==> flow/design.v <==
module LASER (
    input CLK,
    input RST,
    input [3:0] X,
    input [3:0] Y,
    output reg [3:0] C1X,
    output reg [3:0] C1Y,
    output reg [3:0] C2X,
    output reg [3:0] C2Y,
    output reg DONE
);
    localparam S_IDLE           = 4'd0;
    localparam S_READ           = 4'd1;
    localparam S_INIT_C1        = 4'd2;
    localparam S_CALC_C1        = 4'd3;
    localparam S_UPDATE_C1      = 4'd4;
    localparam S_INIT_C2        = 4'd5;
    localparam S_CALC_C2        = 4'd6;
    localparam S_UPDATE_C2      = 4'd7;
    localparam S_CHECK_CONV     = 4'd8;
    localparam S_DONE           = 4'd9;
    localparam S_WAIT           = 4'd10;
    reg [3:0] state;
    reg [5:0] pixel_count;
    reg [3:0] X_MEM [0:39];
    reg [3:0] Y_MEM [0:39];
    reg [5:0] mark_data;        
    reg [3:0] index_X, index_Y; 
    reg [5:0] current_hit_count;
    reg [5:0] best_hit_count;
    reg [3:0] best_c1x, best_c1y;
    reg [3:0] best_c2x, best_c2y;
    reg [3:0] old_c1x, old_c1y, old_c2x, old_c2y;
    reg p0_scan, p1_scan, p2_scan, p3_scan;    
    reg p0_fix,  p1_fix,  p2_fix,  p3_fix;     
    reg hit0, hit1, hit2, hit3;                
    reg [3:0] fixed_cx, fixed_cy;
    always @(posedge CLK or posedge RST) begin
        if (RST) begin
            state <= S_IDLE;
            pixel_count <= 0;
            DONE <= 0;
            C1X <= 0; C1Y <= 0; C2X <= 0; C2Y <= 0;
            mark_data <= 0;
            index_X <= 0; index_Y <= 0;
            current_hit_count <= 0; best_hit_count <= 0;
            best_c1x <= 0; best_c1y <= 0; best_c2x <= 0; best_c2y <= 0;
        end
        else begin
            case(state)
                S_IDLE: begin
                    DONE <= 0;
                    state <= S_READ;
                    best_c1x <= 0; best_c1y <= 0; best_c2x <= 0; best_c2y <= 0;
                    X_MEM[pixel_count] <= X;
                    Y_MEM[pixel_count] <= Y;
                    pixel_count <= pixel_count + 1;
                end
                S_READ: begin
                    X_MEM[pixel_count] <= X;
                    Y_MEM[pixel_count] <= Y;
                    if (pixel_count >= 39) begin
                        pixel_count <= 0;
                        state <= S_INIT_C1; 
                    end
                    else begin
                        pixel_count <= pixel_count + 1;
                    end
                end
                S_INIT_C1: begin
                    index_X <= 0;
                    index_Y <= 0;
                    best_hit_count <= 0; 
                    old_c1x <= best_c1x; old_c1y <= best_c1y;
                    old_c2x <= best_c2x; old_c2y <= best_c2y;
                    state <= S_CALC_C1;
                    mark_data <= 0;
                    current_hit_count <= 0;
                end
                S_CALC_C1: begin
                    current_hit_count <= current_hit_count + hit0 + hit1 + hit2 + hit3;
                    if (mark_data == 36) begin
                        state <= S_UPDATE_C1;
                        mark_data <= 0;
                    end
                    else begin
                        mark_data <= mark_data + 4;
                    end
                end
                S_UPDATE_C1: begin
                    if (current_hit_count >= best_hit_count) begin
                        best_hit_count <= current_hit_count;
                        best_c1x <= index_X;
                        best_c1y <= index_Y;
                    end
                    current_hit_count <= 0;
                    if (index_X == 15 && index_Y == 15) begin
                        state <= S_INIT_C2;
                    end
                    else begin
                        if (index_X == 15) begin
                            index_X <= 0;
                            index_Y <= index_Y + 1;
                        end else begin
                            index_X <= index_X + 1;
                        end
                        state <= S_CALC_C1; 
                    end
                end
                S_INIT_C2: begin
                    index_X <= 0;
                    index_Y <= 0;
                    best_hit_count <= 0; 
                    state <= S_CALC_C2;
                    mark_data <= 0;
                    current_hit_count <= 0;
                end
                S_CALC_C2: begin
                    current_hit_count <= current_hit_count + hit0 + hit1 + hit2 + hit3;
                    if (mark_data == 36) begin
                        state <= S_UPDATE_C2;
                        mark_data <= 0;
                    end
                    else begin
                        mark_data <= mark_data + 4;
                    end
                end
                S_UPDATE_C2: begin
                    if (current_hit_count >= best_hit_count) begin
                        best_hit_count <= current_hit_count;
                        best_c2x <= index_X;
                        best_c2y <= index_Y;
                    end
                    current_hit_count <= 0;
                    if (index_X == 15 && index_Y == 15) begin
                        state <= S_CHECK_CONV; 
                    end
                    else begin
                        if (index_X == 15) begin
                            index_X <= 0;
                            index_Y <= index_Y + 1;
                        end else begin
                            index_X <= index_X + 1;
                        end
                        state <= S_CALC_C2;
                    end
                end
                S_CHECK_CONV: begin
                    if (old_c1x == best_c1x && old_c1y == best_c1y && 
                        old_c2x == best_c2x && old_c2y == best_c2y) begin
                        state <= S_DONE;
                    end
                    else begin
                        state <= S_INIT_C1;
                    end
                end
                S_DONE: begin
                    C1X <= best_c1x; C1Y <= best_c1y;
                    C2X <= best_c2x; C2Y <= best_c2y;
                    DONE <= 1;
                    state <= S_WAIT;
                end
                S_WAIT: begin
                    DONE <= 0;
                    state <= S_IDLE;
                end
                default: state <= S_IDLE;
            endcase
        end
    end
    function check_hit;
        input [3:0] tx, ty, cx, cy;
        reg [3:0] abs_dx, abs_dy;
        begin
            abs_dx = (tx >= cx) ? (tx - cx) : (cx - tx);
            abs_dy = (ty >= cy) ? (ty - cy) : (cy - ty);
            if ( (abs_dx + abs_dy <= 4) || (abs_dx == 2 && abs_dy == 3) || (abs_dx == 3 && abs_dy == 2) )
                check_hit = 1'b1;
            else
                check_hit = 1'b0;
        end
    endfunction
    always @(*) begin
        if (state == S_CALC_C1) begin
            fixed_cx = best_c2x;
            fixed_cy = best_c2y;
        end
        else begin 
            fixed_cx = best_c1x;
            fixed_cy = best_c1y;
        end
    end
    always @(*) begin
        p0_scan = check_hit(X_MEM[mark_data],   Y_MEM[mark_data],   index_X, index_Y);
        p1_scan = check_hit(X_MEM[mark_data+1], Y_MEM[mark_data+1], index_X, index_Y);
        p2_scan = check_hit(X_MEM[mark_data+2], Y_MEM[mark_data+2], index_X, index_Y);
        p3_scan = check_hit(X_MEM[mark_data+3], Y_MEM[mark_data+3], index_X, index_Y);
        p0_fix = check_hit(X_MEM[mark_data],   Y_MEM[mark_data],   fixed_cx, fixed_cy);
        p1_fix = check_hit(X_MEM[mark_data+1], Y_MEM[mark_data+1], fixed_cx, fixed_cy);
        p2_fix = check_hit(X_MEM[mark_data+2], Y_MEM[mark_data+2], fixed_cx, fixed_cy);
        p3_fix = check_hit(X_MEM[mark_data+3], Y_MEM[mark_data+3], fixed_cx, fixed_cy);
        hit0 = p0_scan || p0_fix;
        hit1 = p1_scan || p1_fix;
        hit2 = p2_scan || p2_fix;
        hit3 = p3_scan || p3_fix;
    end
endmodule
---- Reports on LASER ----
Each step is given for the RTL above and for the edited RTL.
"unedited" refers to lines of the RTL above, "edited" to lines of the edited file.
"difference" is "edited" less "unedited", of the values as shown; "rel. change" is that difference over "unedited", in percent.
Operators: Yosys type, input widths -> output width; for muxes data width and select width s.
Library cell names are shortened.
The mark n/a stands for no value.
design
  top module .............................. LASER
  clock input ............................. CLK
  standard-cell library ................... sky130hd
  corner .................................. tt_025C_1v80

---- The edit ----
The edit as a unified diff against the file above.
A script made this edit; it was not meant as an optimisation.
begin of diff
@@ -22,5 +22,5 @@
     localparam S_WAIT           = 4'd10;
     reg [3:0] state;
-    reg [5:0] pixel_count;
+    reg [8:0] pixel_count;
     reg [3:0] X_MEM [0:39];
     reg [3:0] Y_MEM [0:39];
end of diff

---- Elaborated design ----
Counts by Yosys on the flattened word-level netlist (proc, flatten, opt, wreduce). Print and check cells are left out.
operators by class
  element                     unedited  edited  difference  rel. change (%)
  $add $sub $neg              51        51      0           0.00
  $lt $le $gt $ge             26        26      0           0.00
  eq/ne operators             291       291     0           0.00
  multiplexer cells           221       221     0           0.00
  bitwise gates (word level)  1         1       0           0.00
  reduce/logical cells        106       106     0           0.00
operators with widths
  operator             unedited  edited  difference  rel. change (%)
  $pmux 6 s2           4         3       -1          -25.00
  $mux 6               3         2       -1          -33.33
  $add 6x1->6 const B  2         1       -1          -50.00
  $ge 6x6->1 const B   1         0       -1          -100.00
  $add 9x1->9 const B  0         1       +1          n/a
  $ge 9x6->1 const B   0         1       +1          n/a
  $mux 9               0         1       +1          n/a
  $pmux 9 s2           0         1       +1          n/a
  $mux 4               189       189     0           0.00
  $eq 6x5->1 const B   80        80      0           0.00
  $ne 2x1->1 const B   42        42      0           0.00
  $reduce_and 3->1     42        42      0           0.00
  $eq 6x4->1 const B   40        40      0           0.00
  $eq 6x6->1 const B   40        40      0           0.00
  $eq 4x2->1 const B   34        34      0           0.00
  $sub 4x4->4          32        32      0           0.00
  $eq 6x3->1 const B   20        20      0           0.00
  $logic_and 1x1->1    20        20      0           0.00
  $logic_or 1x1->1     20        20      0           0.00
  $ge 4x4->1           16        16      0           0.00
  $eq 6x2->1 const B   10        10      0           0.00
  $add 4x4->5          8         8       0           0.00
  $le 5x3->1 const B   8         8       0           0.00
  $mux 1               8         8       0           0.00
  $pmux 4 s40          8         8       0           0.00
  $ne 2x2->1 const B   6         6       0           0.00
  $pmux 4 s2           6         6       0           0.00
  $eq 4x4->1 const B   5         5       0           0.00
Not every row of either side is listed.
storage and ports
  element                          unedited  edited  difference  rel. change (%)
  register bits after elaboration  405       408     +3          +0.74
  input port bits                  10        10      0           0.00
  output and inout bits            17        17      0           0.00
  word-level cells                 796       796     0           0.00

---- Logic depth ----
Yosys ltp: most cells in a row. Word level: on the elaborated netlist, between registers, memories and ports. Mapped: between sequential cells and ports; inverters and the memories' decode and read muxes count.
logic depth
  element                  unedited  edited  difference  rel. change (%)
  depth after elaboration  15        15      0           0.00
  ABC_AREA                 0         0       n/a         n/a
  depth in mapped cells    33        34      +1          +3.03

---- Synthesis result ----
Yosys stat after the flow's synthesis: flattened, memories mapped to cells. It holds for the ABC_AREA given above (unset counts as 0); a run with the other value may have another netlist.
cells by type
  type      unedited  edited  difference  rel. change (%)
  and2_1    36        18      -18         -50.00
  o21ai_0   79        62      -17         -21.52
  and3_1    0         17      +17         n/a
  a22oi_1   70        84      +14         +20.00
  nand2_1   116       127     +11         +9.48
  clkbuf_1  23        34      +11         +47.83
  o21ai_1   0         10      +10         n/a
  inv_1     140       131     -9          -6.43
  inv_2     0         9       +9          n/a
  nor2b_1   36        43      +7          +19.44
  a22o_1    25        18      -7          -28.00
  o31ai_1   2         8       +6          +300.00
  a21bo_2   6         1       -5          -83.33
  or2_2     6         1       -5          -83.33
  o21a_1    16        12      -4          -25.00
  a41oi_1   4         8       +4          +100.00
  buf_4     4         0       -4          -100.00
  dfrtp_1   73        76      +3          +4.11
Not every row of either side is listed.
synthesis totals
  element                         unedited   edited     difference  rel. change (%)
  cell count                      1,763      1,791      +28         +1.59
  mapped area (mm²)               0.0219648  0.02216    +0.0001952  +0.89
  area of sequential cells (mm²)  0.0119427  0.0120178  +0.0000751  +0.63
  flip-flops                      410        413        +3          +0.73
  buffers                         55         57         +2          +3.64

---- Worst setup path after synthesis ----
OpenSTA on the mapped netlist: ideal clock, no wires. The path of least setup slack (recovery checks aside). Input and output delay are each 20% of the period. Register names are those of the netlist, which keeps one name where synthesis merged equal registers.
path after synthesis
  element                            unedited                       edited                         difference  rel. change (%)
  path type                          register to register           register to register           n/a         n/a
  start point                        register mark_data[2]          register mark_data[3]          n/a         n/a
  end point                          register current_hit_count[4]  register current_hit_count[4]  n/a         n/a
  period (ns)                        6.6                            6.6                            0.0         0.00
  launch time at the first pin (ns)  0.000                          0.000                          0.000       n/a
  arrival (ns)                       6.069                          6.128                          +0.059      +0.97
  required time (ns)                 6.476                          6.475                          -0.001      -0.02
  setup slack (ns)                   0.407                          0.347                          -0.060      n/a
  delay of the path (ns)             6.193                          6.253                          +0.060      +0.97
  stages on the path                 28                             32                             +4          +14.29
  buffers on the path                1                              3                              +2          +200.00
  synthesis period reached (ns)      6.193                          6.253                          +0.060      +0.97
"delay of the path" = arrival - input delay + setup time.
"stages on the path": output pins that drive a net of the path, with the launching flip-flop's if there is one; two outputs of one cell count as two.
"synthesis period reached" is the clock period less the worst setup slack; recovery checks do not enter. This is arithmetic on one report: input and output delays are still those of the set period (20% each).
Between the ends stands the longest chain of elaborated cells between them, by number of cells; it is not shown to be the way that was timed. Of several equally long chains one is given.
Each line given opens the expression or statement behind the cell; cells for indexed reads and writes are added by Yosys, which also makes memories of some case tables.
A register here has more assigning lines than the two given.
on the way, after synthesis, unedited
  cells stage by stage .................... dfrtp_1 -> inv_1 -> ha_1 -> nor2b_1 -> o41ai_4 -> nand2_2 -> buf_2 -> a31oi_1 -> inv_1 -> fa_1 -> a21boi_0 -> o21bai_1 -> a21o_1 -> mux2_2 -> fa_1 -> xor2_1 -> a21oi_1 -> nor4_1 -> a21oi_1 -> o41ai_1 -> a31oi_1 -> fa_1 -> inv_1 -> fa_1 -> fa_1 -> nand4_1 -> xnor2_1 -> nor2_1
  length of the longest elaborated chain .. 15
  elaborated cells on any way between the ends .. 332
  classes of those cells .................. add/sub (47); compare (24); eq/ne (188); mux (33); reduce/logical (40)
RTL lines, path after synthesis, unedited
  element                        line  source
  start: declaration             27    reg [5:0] mark_data;
  start: assignment              87    mark_data <= mark_data + 4;
  start: assignment              125   mark_data <= mark_data + 4;
  $eq 6x6->1                     194   p0_scan = check_hit(X_MEM[mark_data],   Y_MEM[mark_data],   index_X, index_Y);
  $pmux 4 s40                    194
  $sub 4x4->4                    175   abs_dx = (tx >= cx) ? (tx - cx) : (cx - tx);
  $mux 4                         175
  $add 4x4->5                    177   if ( (abs_dx + abs_dy <= 4) || (abs_dx == 2 && abs_dy == 3) || (abs_dx == 3 && abs_dy == 2) )
  $le 5x3->1                     177
  $logic_or 1x1->1 (2 in a row)  177
  $mux 1                         177
  $logic_or 1x1->1               202   hit0 = p0_scan || p0_fix;
  $add 6x1->6 (4 in a row)       119   current_hit_count <= current_hit_count + hit0 + hit1 + hit2 + hit3;
  $pmux 6 s2                     50    case(state)
  end: assignment                81    current_hit_count <= current_hit_count + hit0 + hit1 + hit2 + hit3;
  end: assignment                119
  end: declaration               29    reg [5:0] current_hit_count;
on the way, after synthesis, edited
  cells stage by stage .................... dfrtp_1 -> inv_1 -> ha_1 -> and3b_1 -> clkbuf_1 -> buf_2 -> clkbuf_1 -> a222oi_1 -> nand3_1 -> inv_2 -> ha_1 -> fa_1 -> a21boi_0 -> o21a_1 -> nor2_1 -> mux2_2 -> inv_1 -> ha_1 -> a21o_1 -> nand2_1 -> a21oi_1 -> a21o_1 -> o41ai_1 -> a41oi_1 -> a21boi_1 -> fa_1 -> inv_1 -> fa_1 -> fa_1 -> nand4_1 -> xnor2_1 -> nor2_1
  length of the longest elaborated chain .. 15
  elaborated cells on any way between the ends .. 332
  classes of those cells .................. add/sub (47); compare (24); eq/ne (188); mux (33); reduce/logical (40)
RTL lines, path after synthesis, edited
  element                        line  source
  start: declaration             27    reg [5:0] mark_data;
  start: assignment              87    mark_data <= mark_data + 4;
  start: assignment              125   mark_data <= mark_data + 4;
  $eq 6x6->1                     194   p0_scan = check_hit(X_MEM[mark_data],   Y_MEM[mark_data],   index_X, index_Y);
  $pmux 4 s40                    194
  $sub 4x4->4                    175   abs_dx = (tx >= cx) ? (tx - cx) : (cx - tx);
  $mux 4                         175
  $add 4x4->5                    177   if ( (abs_dx + abs_dy <= 4) || (abs_dx == 2 && abs_dy == 3) || (abs_dx == 3 && abs_dy == 2) )
  $le 5x3->1                     177
  $logic_or 1x1->1 (2 in a row)  177
  $mux 1                         177
  $logic_or 1x1->1               202   hit0 = p0_scan || p0_fix;
  $add 6x1->6 (4 in a row)       119   current_hit_count <= current_hit_count + hit0 + hit1 + hit2 + hit3;
  $pmux 6 s2                     50    case(state)
  end: assignment                81    current_hit_count <= current_hit_count + hit0 + hit1 + hit2 + hit3;
  end: assignment                119
  end: declaration               29    reg [5:0] current_hit_count;

---- Worst path after layout ----
Path of least setup slack in the final report of each run of set A (OpenROAD, finished layout, wires in). Where an end is a register, its clock arrival counts in the times.
path after layout
  element                            unedited                       edited                         difference  rel. change (%)
  path type                          register to register           register to register           n/a         n/a
  start point                        register mark_data[3]          register mark_data[2]          n/a         n/a
  end point                          register current_hit_count[4]  register current_hit_count[4]  n/a         n/a
  period (ns)                        6.47                           6.47                           0.00        0.00
  launch time at the first pin (ns)  0.56                           0.57                           +0.01       +1.79
  arrival (ns)                       6.72                           6.82                           +0.10       +1.49
  required time (ns)                 6.92                           6.92                           0.00        0.00
  setup slack (ns)                   0.20                           0.09                           -0.11       n/a
  stages on the path                 30                             30                             0           0.00
  buffers on the path                2                              5                              +3          +150.00
Between the ends stands the longest chain of elaborated cells between them, by number of cells; it is not shown to be the way that was timed. Of several equally long chains one is given.
A register here has more assigning lines than the two given.
on the way, after layout, unedited
  cells stage by stage .................... dfrtp_1 -> inv_2 -> ha_2 -> and3b_2 -> buf_6 -> a22o_1 -> a221o_1 -> a221oi_4 -> a31oi_4 -> buf_6 -> ha_1 -> a21boi_1 -> o21bai_1 -> a21o_1 -> mux2i_1 -> xor2_1 -> ha_4 -> xor2_1 -> a21oi_1 -> nor4_2 -> a21oi_1 -> o41ai_2 -> a31oi_2 -> fa_1 -> inv_2 -> fa_2 -> fa_2 -> nand4_1 -> xnor2_1 -> nor2_1
  length of the longest elaborated chain .. 15
  elaborated cells on any way between the ends .. 332
  classes of those cells .................. add/sub (47); compare (24); eq/ne (188); mux (33); reduce/logical (40)
RTL lines, path after layout, unedited
  element                        line  source
  start: declaration             27    reg [5:0] mark_data;
  start: assignment              87    mark_data <= mark_data + 4;
  start: assignment              125   mark_data <= mark_data + 4;
  $eq 6x6->1                     194   p0_scan = check_hit(X_MEM[mark_data],   Y_MEM[mark_data],   index_X, index_Y);
  $pmux 4 s40                    194
  $sub 4x4->4                    175   abs_dx = (tx >= cx) ? (tx - cx) : (cx - tx);
  $mux 4                         175
  $add 4x4->5                    177   if ( (abs_dx + abs_dy <= 4) || (abs_dx == 2 && abs_dy == 3) || (abs_dx == 3 && abs_dy == 2) )
  $le 5x3->1                     177
  $logic_or 1x1->1 (2 in a row)  177
  $mux 1                         177
  $logic_or 1x1->1               202   hit0 = p0_scan || p0_fix;
  $add 6x1->6 (4 in a row)       119   current_hit_count <= current_hit_count + hit0 + hit1 + hit2 + hit3;
  $pmux 6 s2                     50    case(state)
  end: assignment                81    current_hit_count <= current_hit_count + hit0 + hit1 + hit2 + hit3;
  end: assignment                119
  end: declaration               29    reg [5:0] current_hit_count;
on the way, after layout, edited
  cells stage by stage .................... dfrtp_2 -> ha_2 -> buf_4 -> o41ai_4 -> nand2_1 -> buf_8 -> buf_2 -> buf_4 -> a31oi_4 -> inv_1 -> buf_4 -> ha_1 -> fa_2 -> a21oi_2 -> nor2b_1 -> a22oi_1 -> xor2_1 -> ha_1 -> nor2b_2 -> mux2i_1 -> nand3_1 -> o41ai_2 -> a311oi_2 -> fa_1 -> inv_1 -> fa_2 -> fa_2 -> nand4_1 -> xnor2_1 -> nor2_1
  length of the longest elaborated chain .. 15
  elaborated cells on any way between the ends .. 332
  classes of those cells .................. add/sub (47); compare (24); eq/ne (188); mux (33); reduce/logical (40)
RTL lines, path after layout, edited
  element                        line  source
  start: declaration             27    reg [5:0] mark_data;
  start: assignment              87    mark_data <= mark_data + 4;
  start: assignment              125   mark_data <= mark_data + 4;
  $eq 6x6->1                     194   p0_scan = check_hit(X_MEM[mark_data],   Y_MEM[mark_data],   index_X, index_Y);
  $pmux 4 s40                    194
  $sub 4x4->4                    175   abs_dx = (tx >= cx) ? (tx - cx) : (cx - tx);
  $mux 4                         175
  $add 4x4->5                    177   if ( (abs_dx + abs_dy <= 4) || (abs_dx == 2 && abs_dy == 3) || (abs_dx == 3 && abs_dy == 2) )
  $le 5x3->1                     177
  $logic_or 1x1->1 (2 in a row)  177
  $mux 1                         177
  $logic_or 1x1->1               202   hit0 = p0_scan || p0_fix;
  $add 6x1->6 (4 in a row)       119   current_hit_count <= current_hit_count + hit0 + hit1 + hit2 + hit3;
  $pmux 6 s2                     50    case(state)
  end: assignment                81    current_hit_count <= current_hit_count + hit0 + hit1 + hit2 + hit3;
  end: assignment                119
  end: declaration               29    reg [5:0] current_hit_count;

---- Flow runs ----
Runs of the flow (Yosys, OpenROAD) on both versions; the two runs of a pair have the same settings. The constraints put input and output delay at 20% of the set period each and load the outputs with 0.01 pF.
flow settings, set A
  period_ns ............................... 6.47
  CAP_MARGIN .............................. 20
  CORE_MARGIN ............................. 2
  CORE_UTILIZATION ........................ 40
  SLEW_MARGIN ............................. 20
measured results, set A
  element                               unedited   edited    difference  rel. change (%)
  netlist area reported by Yosys (mm²)  0.0219648  0.02216   +0.0001952  +0.89
  area of the die (mm²)                 0.0568036  0.057298  +0.0004944  +0.87
  utilization in the final report (%)   48.3       47.9      -0.4        n/a
  lowest setup slack (ns)               0.200      0.094     -0.106      n/a
  setup total negative slack (ns)       0.000      0.000     0.000       n/a
  smallest hold slack (ns)              0.380      0.387     +0.007      n/a
  total power after layout (mW)         5.412      5.203     -0.209      -3.86
  clock period achieved (ns)            6.270      6.376     +0.106      +1.69
flow settings, set B
  ABC_AREA ................................ 0
  CORE_ASPECT_RATIO ....................... 1.99
  CORE_UTILIZATION ........................ 29
  CTS_CLUSTER_DIAMETER .................... 28
  MIN_ROUTING_LAYER ....................... met1
  PLACE_DENSITY ........................... 0.43
  SETUP_SLACK_MARGIN ...................... -0.58
  TNS_END_PERCENT ......................... 100
  period_ns ............................... 7.18
  CAP_MARGIN .............................. 20
  CORE_MARGIN ............................. 2
  SLEW_MARGIN ............................. 20
measured results, set B
  element                               unedited   edited     difference  rel. change (%)
  netlist area reported by Yosys (mm²)  0.0219648  0.02216    +0.0001952  +0.89
  area of the die (mm²)                 0.0780891  0.0787723  +0.0006832  +0.87
  utilization in the final report (%)   34.8       35.0       +0.2        n/a
  lowest setup slack (ns)               0.270      -0.106     -0.376      n/a
  setup total negative slack (ns)       0.000      -0.286     -0.286      n/a
  smallest hold slack (ns)              0.376      0.388      +0.012      n/a
  total power after layout (mW)         5.903      5.908      +0.005      +0.08
  clock period achieved (ns)            6.910      7.286      +0.376      +5.44
"clock period achieved" = clock period - worst setup slack. The figure is calculated, with input and output delays left at 20% of the set period.
"total power after layout": no workload was simulated; the value follows from the tool's default switching activity.
